==> flow/design.v <==
module counter_1000(clk,rst,clkout,statechange);
input clk,rst;
output clkout;
output [1:0] statechange;
reg clkout;
reg [9:0] flag1;
reg [1:0] statechange;
always @(posedge clk) 
begin   
    if(rst)
        begin
            flag1<=0;
            clkout<=1'b1;
        end
	else if(flag1<500) 
		begin
			flag1<=flag1+1;
			clkout<=1'b1;
		end 
	else if(flag1<1000)
		begin
			flag1<=flag1+1;
			clkout<=1'b0;
        end
    else if(flag1==1000)
        begin
            flag1<=0;
            clkout<=1'b1;
		end
end
always @(posedge clk)
begin 
    if(rst)
        statechange <= 0;
    else if(flag1==1000)
    begin
        if(statechange<3)
            statechange <= statechange + 1;
        else
            statechange <= 0;
    end
end
endmodule
module TrigSignal(clk_1m,rst,trig);
input clk_1m,rst;
output trig;
reg trig;
reg [16:0]flag1;
always @(posedge clk_1m) 
begin   
    if(rst)
        begin
            flag1<=0;
            trig<=1'b0;
        end
	else if(flag1<15) 
		begin
			flag1<=flag1+1;
			trig<=1'b1;
		end 
	else if(flag1<100000)
		begin
			flag1<=flag1+1;
			trig<=1'b0;
        end
    else if(flag1==100000)
        begin
            flag1<=0;
            trig<=1'b0;
		end
end
endmodule 
module PosCounter(clk_1m,rst,echo,dis_count);
input clk_1m,rst,echo;
output [19:0] dis_count;
reg [19:0] dis_count;
reg [19:0] count;
reg [19:0] countfinal;
always@(posedge clk_1m)
begin 
    if(rst)
    begin
        dis_count <= 0;
        count <= 0;
        countfinal <= 0;
    end
    else if(echo == 1'b1)
    begin
        count <= count+1;
        countfinal <= count;
    end
    else 
    begin
        dis_count <= countfinal *120 >> 6;
        count <= 0;
    end
end 
endmodule  
module Showdigit(in,LED_activating_counter,out1,out2);
input [19:0] in;
input [1:0] LED_activating_counter;
output reg [6:0] out1;
output reg [3:0] out2;
reg [3:0] outnumber;
always @(*)
begin
    case(LED_activating_counter)
    2'b00: 
    begin
        out2 = 4'b0111; 
        outnumber = (in / 10000)%10; 
    end
    2'b01: 
    begin
        out2 = 4'b1011; 
        outnumber = (in / 1000)%10; 
    end
    2'b10: 
    begin
        out2 = 4'b1101; 
        outnumber = ((in / 100)%10); 
    end
    2'b11: 
    begin
        out2 = 4'b1110; 
        outnumber = ((in / 10)%10); 
    end
    default: begin out2 = 4'b1111; outnumber = 4'b0000; end
    endcase
end
always@(*)
begin
    case(outnumber)
    4'b0000: out1 = 7'b0000001;  
    4'b0001: out1 = 7'b1001111;  
    4'b0010: out1 = 7'b0010010;  
    4'b0011: out1 = 7'b0000110;  
    4'b0100: out1 = 7'b1001100;  
    4'b0101: out1 = 7'b0100100;  
    4'b0110: out1 = 7'b0100000;  
    4'b0111: out1 = 7'b0001111;  
    4'b1000: out1 = 7'b0000000;  
    4'b1001: out1 = 7'b0000100;  
    default: out1 = 7'b0000001;  
    endcase
end
endmodule  
module Top(clk, rst, Trig, Echo, distance, sel);
input clk, rst, Echo;
output Trig;
output [6:0] distance;
output [3:0] sel;
wire [19:0] dis;
wire [1:0] state;
wire clk_1k;
counter_1000 u3(.clk(clk), .rst(rst), .clkout(clk_1k), .statechange(state));
TrigSignal u1(.clk_1m(clk), .rst(rst), .trig(Trig));
PosCounter u2(.clk_1m(clk), .rst(rst), .echo(Echo), .dis_count(dis));
Showdigit u4(.in(dis),.LED_activating_counter(state),.out1(distance[6:0]),.out2(sel[3:0]));
endmodule  
Tool chain data of Top
The steps from the RTL of Top to its reports follow in flow order.
Line numbers count from 1 in the design file above.
Operators carry their Yosys type and port widths (W data, S select, Z words).
Library cell names are shortened.
{ "setup": {"design": "Top", "clock": "clk", "library": "sky130hd", "corner": "tt_025C_1v80"} }

Word level
Source: Yosys, flattened and elaborated, memories not mapped. Widths are those after wreduce. Registers that Yosys merges into a memory's read port (data or address) are not register bits. Print and check cells do not count. Equal cells are merged and count once.
Memory sizes are those after Yosys's memory passes, which may raise the word count (mostly to a power of two), join words into wider ones and drop unused or constant bits.
{ "classes": {"n_addsub": 4, "n_mul": 1, "div_mod_pow": 8, "compare": 5, "eq_ne": 5, "n_shift": 0, "mux": 12, "bitwise": 1, "n_reduce_logical": 4} }
{ "op_table": {"columns": ["op", "n"], "rows": [
  ["$mod A32 B4 Y32 const B", 4],
  ["$div A20 B14 Y32 const B", 1],
  ["$div A20 B10 Y32 const B", 1],
  ["$div A20 B7 Y32 const B", 1],
  ["$div A20 B4 Y32 const B", 1],
  ["$mul A20 B4 Y23 const B", 1],
  ["$mux W17", 3],
  ["$pmux W4 S4", 2],
  ["$mux W10", 3],
  ["$add A20 B1 Y20 const B", 1],
  ["$add A17 B1 Y17 const B", 1],
  ["$lt A17 B17 Y1 const B", 1],
  ["$eq A17 B17 Y1 const B", 1],
  ["$lt A17 B4 Y1 const B", 1],
  ["$add A10 B1 Y10 const B", 1],
  ["$lt A10 B10 Y1 const B", 1],
  ["$eq A10 B10 Y1 const B", 1],
  ["$lt A10 B9 Y1 const B", 1],
  ["$reduce_bool A3 Y1", 2],
  ["$eq A2 B2 Y1 const B", 2],
  ["$mux W1", 3],
  ["$add A2 B1 Y2 const B", 1],
  ["$eq A2 B1 Y1 const B", 1],
  ["$lt A2 B2 Y1 const B", 1],
  ["$logic_not A2 Y1", 1],
  ["$reduce_or A2 Y1", 1],
  ["$mux W2", 1],
  ["$not A1 Y1", 1]
]} }
{ "word_totals": {"register_bits": 90, "latchBits": 0, "mem_bits_rw": 0, "rom_bits": 112, "clocked_rd_ports_x_width": 0, "memories": 1, "out_inout_bits": 12} }
{ "mem_list": {"columns": ["memory", "words", "word_bits", "read_ports", "wr", "line", "rtl"], "rows": [
  ["(no name shown)", 16, 7, 1, 0, 133, "case(outnumber)"]
]} }

Longest topological paths
Depth = most cells in a row (Yosys ltp): at word level without a register or memory, in the mapped netlist without a sequential cell, where the memories' decode and read muxes count.
{ "logic_depth": {"depth_word": 4, "ABC_AREA": 0, "mapped_depth": 431, "mapped_depth_nobuf": 408} }

Synthesis result
The flow's flattened synthesis, as Yosys stat reports it; memories are mapped. The netlist is that of the ABC_AREA named above (0 if unset); the other value can give another one.
{ "by_type": {"columns": ["type", "n", "type_area_um2"], "rows": [
  ["ha_1", 295, 3691.04],
  ["nor2_1", 491, 1.84E+03],
  ["dfxtp_1", 90, 1.8E+03],
  ["a21oi_1", 283, 1.42E+03],
  ["o21a_1", 171, 1.28E+03],
  ["xnor2_1", 146, 1.28E+03],
  ["nand2_1", 324, 1.22E+03],
  ["nor3_1", 234, 1.17E+03],
  ["o21ai_0", 179, 895.859],
  ["fa_1", 37, 740.71],
  ["o31ai_1", 96, 720.691],
  ["xor2_1", 73, 639.363],
  ["nand3_1", 121, 605.581],
  ["mux2i_1", 60, 600.576],
  ["inv_1", 138, 517.997],
  ["mux2_2", 46, 517.997],
  ["a21o_1", 68, 510.49],
  ["clkbuf_1", 114, 427.91]
]} }
Not listed: further types 110, cells in them 1025.
{ "synth_totals": {"cells": 3991, "yosys_area_mm2": 0.0278943, "seq_area_mm2": 0.0018017, "flip_flops": 90, "buf_cells": 146} }
By module: a second synthesis without flattening, with its own total; a netlist apart from the flattened one above.
{ "unflattened": {"hier_cells": 4098, "area_unflattened_mm2": 0.0292956} }
Rows give one instance, submodules left out.
{ "modules": {"columns": ["module", "n_inst", "cells", "mod_area_mm2"], "rows": [
  ["Showdigit", 1, 3434, 0.0232836],
  ["PosCounter", 1, 458, 0.0042028],
  ["TrigSignal", 1, 129, 0.0010998],
  ["counter_1000", 1, 77, 0.0007094],
  ["Top", 1, 0, 0]
]} }

Worst setup path after synthesis
OpenSTA on the mapped netlist: ideal clock, no wires. The path of least setup slack (recovery checks aside). Input and output delay are each 20% of the period. Register names are those of the netlist, which keeps one name where synthesis merged equal registers.
{ "synth_timing": {"path_kind": "flip-flop to output port", "startpoint": "register u3.statechange[0]", "endpoint": "output distance[2]", "clock_period_ns": 1000.0, "out_delay_ns": 200.000, "t_arrival_ns": 80.856, "t_required_ns": 800.000, "setup_slack_ns": 719.144, "path_delay_ns": 80.856, "path_stages": 415, "n_path_buf": 35, "period_less_setup_slack_ns": 280.856} }
"path_delay_ns" = arrival - input delay + setup time.
A path that ends at an output port has no setup time.
"path_stages" counts driving pins, that of a launching flip-flop among them; a cell with two outputs on the path counts twice.
"period_less_setup_slack_ns" is the clock period less the worst setup slack; recovery checks do not enter. This is arithmetic on one report: input and output delays are still those of the set period (20% each).
A register here has more assigning lines than the two given.
{ "synth_between": {"cell_sequence": "dfxtp_1 -> inv_1 -> ha_1 -> clkbuf_1 -> inv_1 -> nand2_1 -> ha_1 -> and4b_1 -> nand4_1 -> o21a_1 -> nand2_1 -> nand2_1 -> ha_1 -> and3_1 -> nand4_1 -> o21ai_1 -> clkbuf_1 -> mux2_2 -> (+379 left out) -> o21ai_0 -> nand2b_1 -> a21oi_1 -> nor2b_1 -> o21ai_0 -> nand2b_1 -> a21oi_1 -> nor2b_1 -> o21ai_0 -> nand2b_1 -> a21oi_1 -> nand2_1 -> o211ai_1 -> a31o_2 -> inv_1 -> ha_1 -> nand4bb_1 -> o221ai_1", "cone_cells": 6, "cone_lines": 2, "cone_classes": "3 x eq/ne; 1 x mux; 1 x reduce/logical; 1 x memory"} }
{ "synth_rtl": {"columns": ["element", "line", "rtl"], "rows": [
  ["start: declaration", 4, "output [1:0] statechange;"],
  ["start: assignment", 34, "statechange <= 0;"],
  ["start: assignment", 38, "statechange <= statechange + 1;"],
  ["end: declaration", 151, "output [6:0] distance;"]
]} }
No chain of elaborated cells between the ends is given.

Worst path after layout
From the final timing report of run 1: the path of least setup slack in the routed layout; clock arrival at registers is part of the times.
{ "layout_timing": {"path_kind": "flip-flop to output port", "startpoint": "register u3.statechange[0]", "endpoint": "output distance[2]", "clock_period_ns": 293.0, "out_delay_ns": 58.60, "t_arrival_ns": 91.52, "t_required_ns": 234.40, "setup_slack_ns": 142.88, "path_stages": 377, "n_path_buf": 2} }
A register here has more assigning lines than the two given.
{ "layout_between": {"cell_sequence": "dfxtp_1 -> inv_1 -> ha_2 -> inv_1 -> ha_1 -> o21ai_0 -> nor2_1 -> ha_1 -> and4b_1 -> nand4_1 -> o21ai_0 -> nand2_1 -> nand2_1 -> ha_1 -> and3_1 -> nand4_1 -> o21ai_1 -> mux2_2 -> (+341 left out) -> a21oi_1 -> o41a_2 -> or4b_1 -> or4_1 -> nor3b_1 -> xnor2_1 -> ha_1 -> nor2_1 -> nand4_1 -> a311o_1 -> or4_1 -> a2111oi_0 -> a31o_2 -> inv_1 -> ha_1 -> nand4bb_1 -> o221ai_1 -> clkdlybuf4s50_1", "cone_cells": 6, "cone_lines": 2, "cone_classes": "3 x eq/ne; 1 x mux; 1 x reduce/logical; 1 x memory"} }
{ "layout_rtl": {"columns": ["element", "line", "rtl"], "rows": [
  ["start: declaration", 4, "output [1:0] statechange;"],
  ["start: assignment", 34, "statechange <= 0;"],
  ["start: assignment", 38, "statechange <= statechange + 1;"],
  ["end: declaration", 151, "output [6:0] distance;"]
]} }
No chain of elaborated cells between the ends is given.

--- measured runs ---
Record of 2 stored runs of the RTL-to-layout flow on Top, platform sky130hd. The runs are unordered. Constraints: input delay and output delay 20% of the set period each, output load 0.01 pF.
"clock_period_reached_ns" = clock period - worst setup slack. The figure is calculated, with input and output delays left at 20% of the set period.
"worstPathTime_ns": the worst setup path's part of the clock period (all of it between registers, 20% less for each end at a port) less its slack. A launch clock that arrives late makes it longer, a capture clock that arrives late makes it shorter.
"fin_power_uw" is the tool's figure for a default switching activity; nothing was simulated.

Run 1
==> flow/run.sh <==
#!/bin/bash
# the make line also repeats the synthesis and layout settings of config.mk as NAME=value (left out here)
make -C /OpenROAD-flow-scripts/flow DESIGN_CONFIG=/design/flow/config.mk WORK_HOME=/design/flow/orfs CLKGATE_MAP_FILE= finish
==> flow/config.mk <==
export PLATFORM = sky130hd
export DESIGN_NAME = Top
export DESIGN_NICKNAME = Top
export VERILOG_FILES = /design/flow/design.v
export SDC_FILE = /design/flow/constraint.sdc
export NUM_CORES = 4
export LEC_CHECK = 0
export CAP_MARGIN = 20
export CORE_MARGIN = 2
export CORE_UTILIZATION = 21
export PLACE_DENSITY = 0.6
export SLEW_MARGIN = 20
==> flow/constraint.sdc <==
create_clock -name core_clock -period 293.0 [get_ports {clk}]
set_input_delay 58.6000 -clock core_clock [delete_from_list [all_inputs] [get_ports {clk}]]
set_output_delay 58.6000 -clock core_clock [all_outputs]
set_load 0.01 [all_outputs]

==> results of run 1, as JSON <==
{
  "synth_chip_area_mm2": 0.0278943,
  "design_die_area_mm2": 0.135763,
  "layout_stdcell_area_mm2": 0.0301752,
  "layout_utilization_frac": 0.229,
  "ws_setup_ns": 142.879,
  "fin_tns_ns": 0.000,
  "ws_hold_ns": 0.470,
  "fin_power_uw": 25.8,
  "clock_period_reached_ns": 150.121,
  "worstPathTime_ns": 91.52,
  "worst_setup_path_type": "flip-flop to output port"
}

Run 2
==> flow/run.sh <==
#!/bin/bash
# the make line also repeats the synthesis and layout settings of config.mk as NAME=value (left out here)
make -C /OpenROAD-flow-scripts/flow DESIGN_CONFIG=/design/flow/config.mk WORK_HOME=/design/flow/orfs CLKGATE_MAP_FILE= finish
==> flow/config.mk <==
export PLATFORM = sky130hd
export DESIGN_NAME = Top
export DESIGN_NICKNAME = Top
export VERILOG_FILES = /design/flow/design.v
export SDC_FILE = /design/flow/constraint.sdc
export NUM_CORES = 4
export LEC_CHECK = 0
export CAP_MARGIN = 20
export CORE_MARGIN = 2
export CORE_UTILIZATION = 40
export PLACE_DENSITY = 0.6
export SLEW_MARGIN = 20
==> flow/constraint.sdc <==
create_clock -name core_clock -period 293.0 [get_ports {clk}]
set_input_delay 58.6000 -clock core_clock [delete_from_list [all_inputs] [get_ports {clk}]]
set_output_delay 58.6000 -clock core_clock [all_outputs]
set_load 0.01 [all_outputs]

==> results of run 2, as JSON <==
{
  "synth_chip_area_mm2": 0.0278943,
  "design_die_area_mm2": 0.0718642,
  "layout_stdcell_area_mm2": 0.029203,
  "layout_utilization_frac": 0.424,
  "ws_setup_ns": 143.882,
  "fin_tns_ns": 0.000,
  "ws_hold_ns": 0.467,
  "fin_power_uw": 26.6,
  "clock_period_reached_ns": 149.118,
  "worstPathTime_ns": 90.52,
  "worst_setup_path_type": "flip-flop to output port"
}
--- end ---
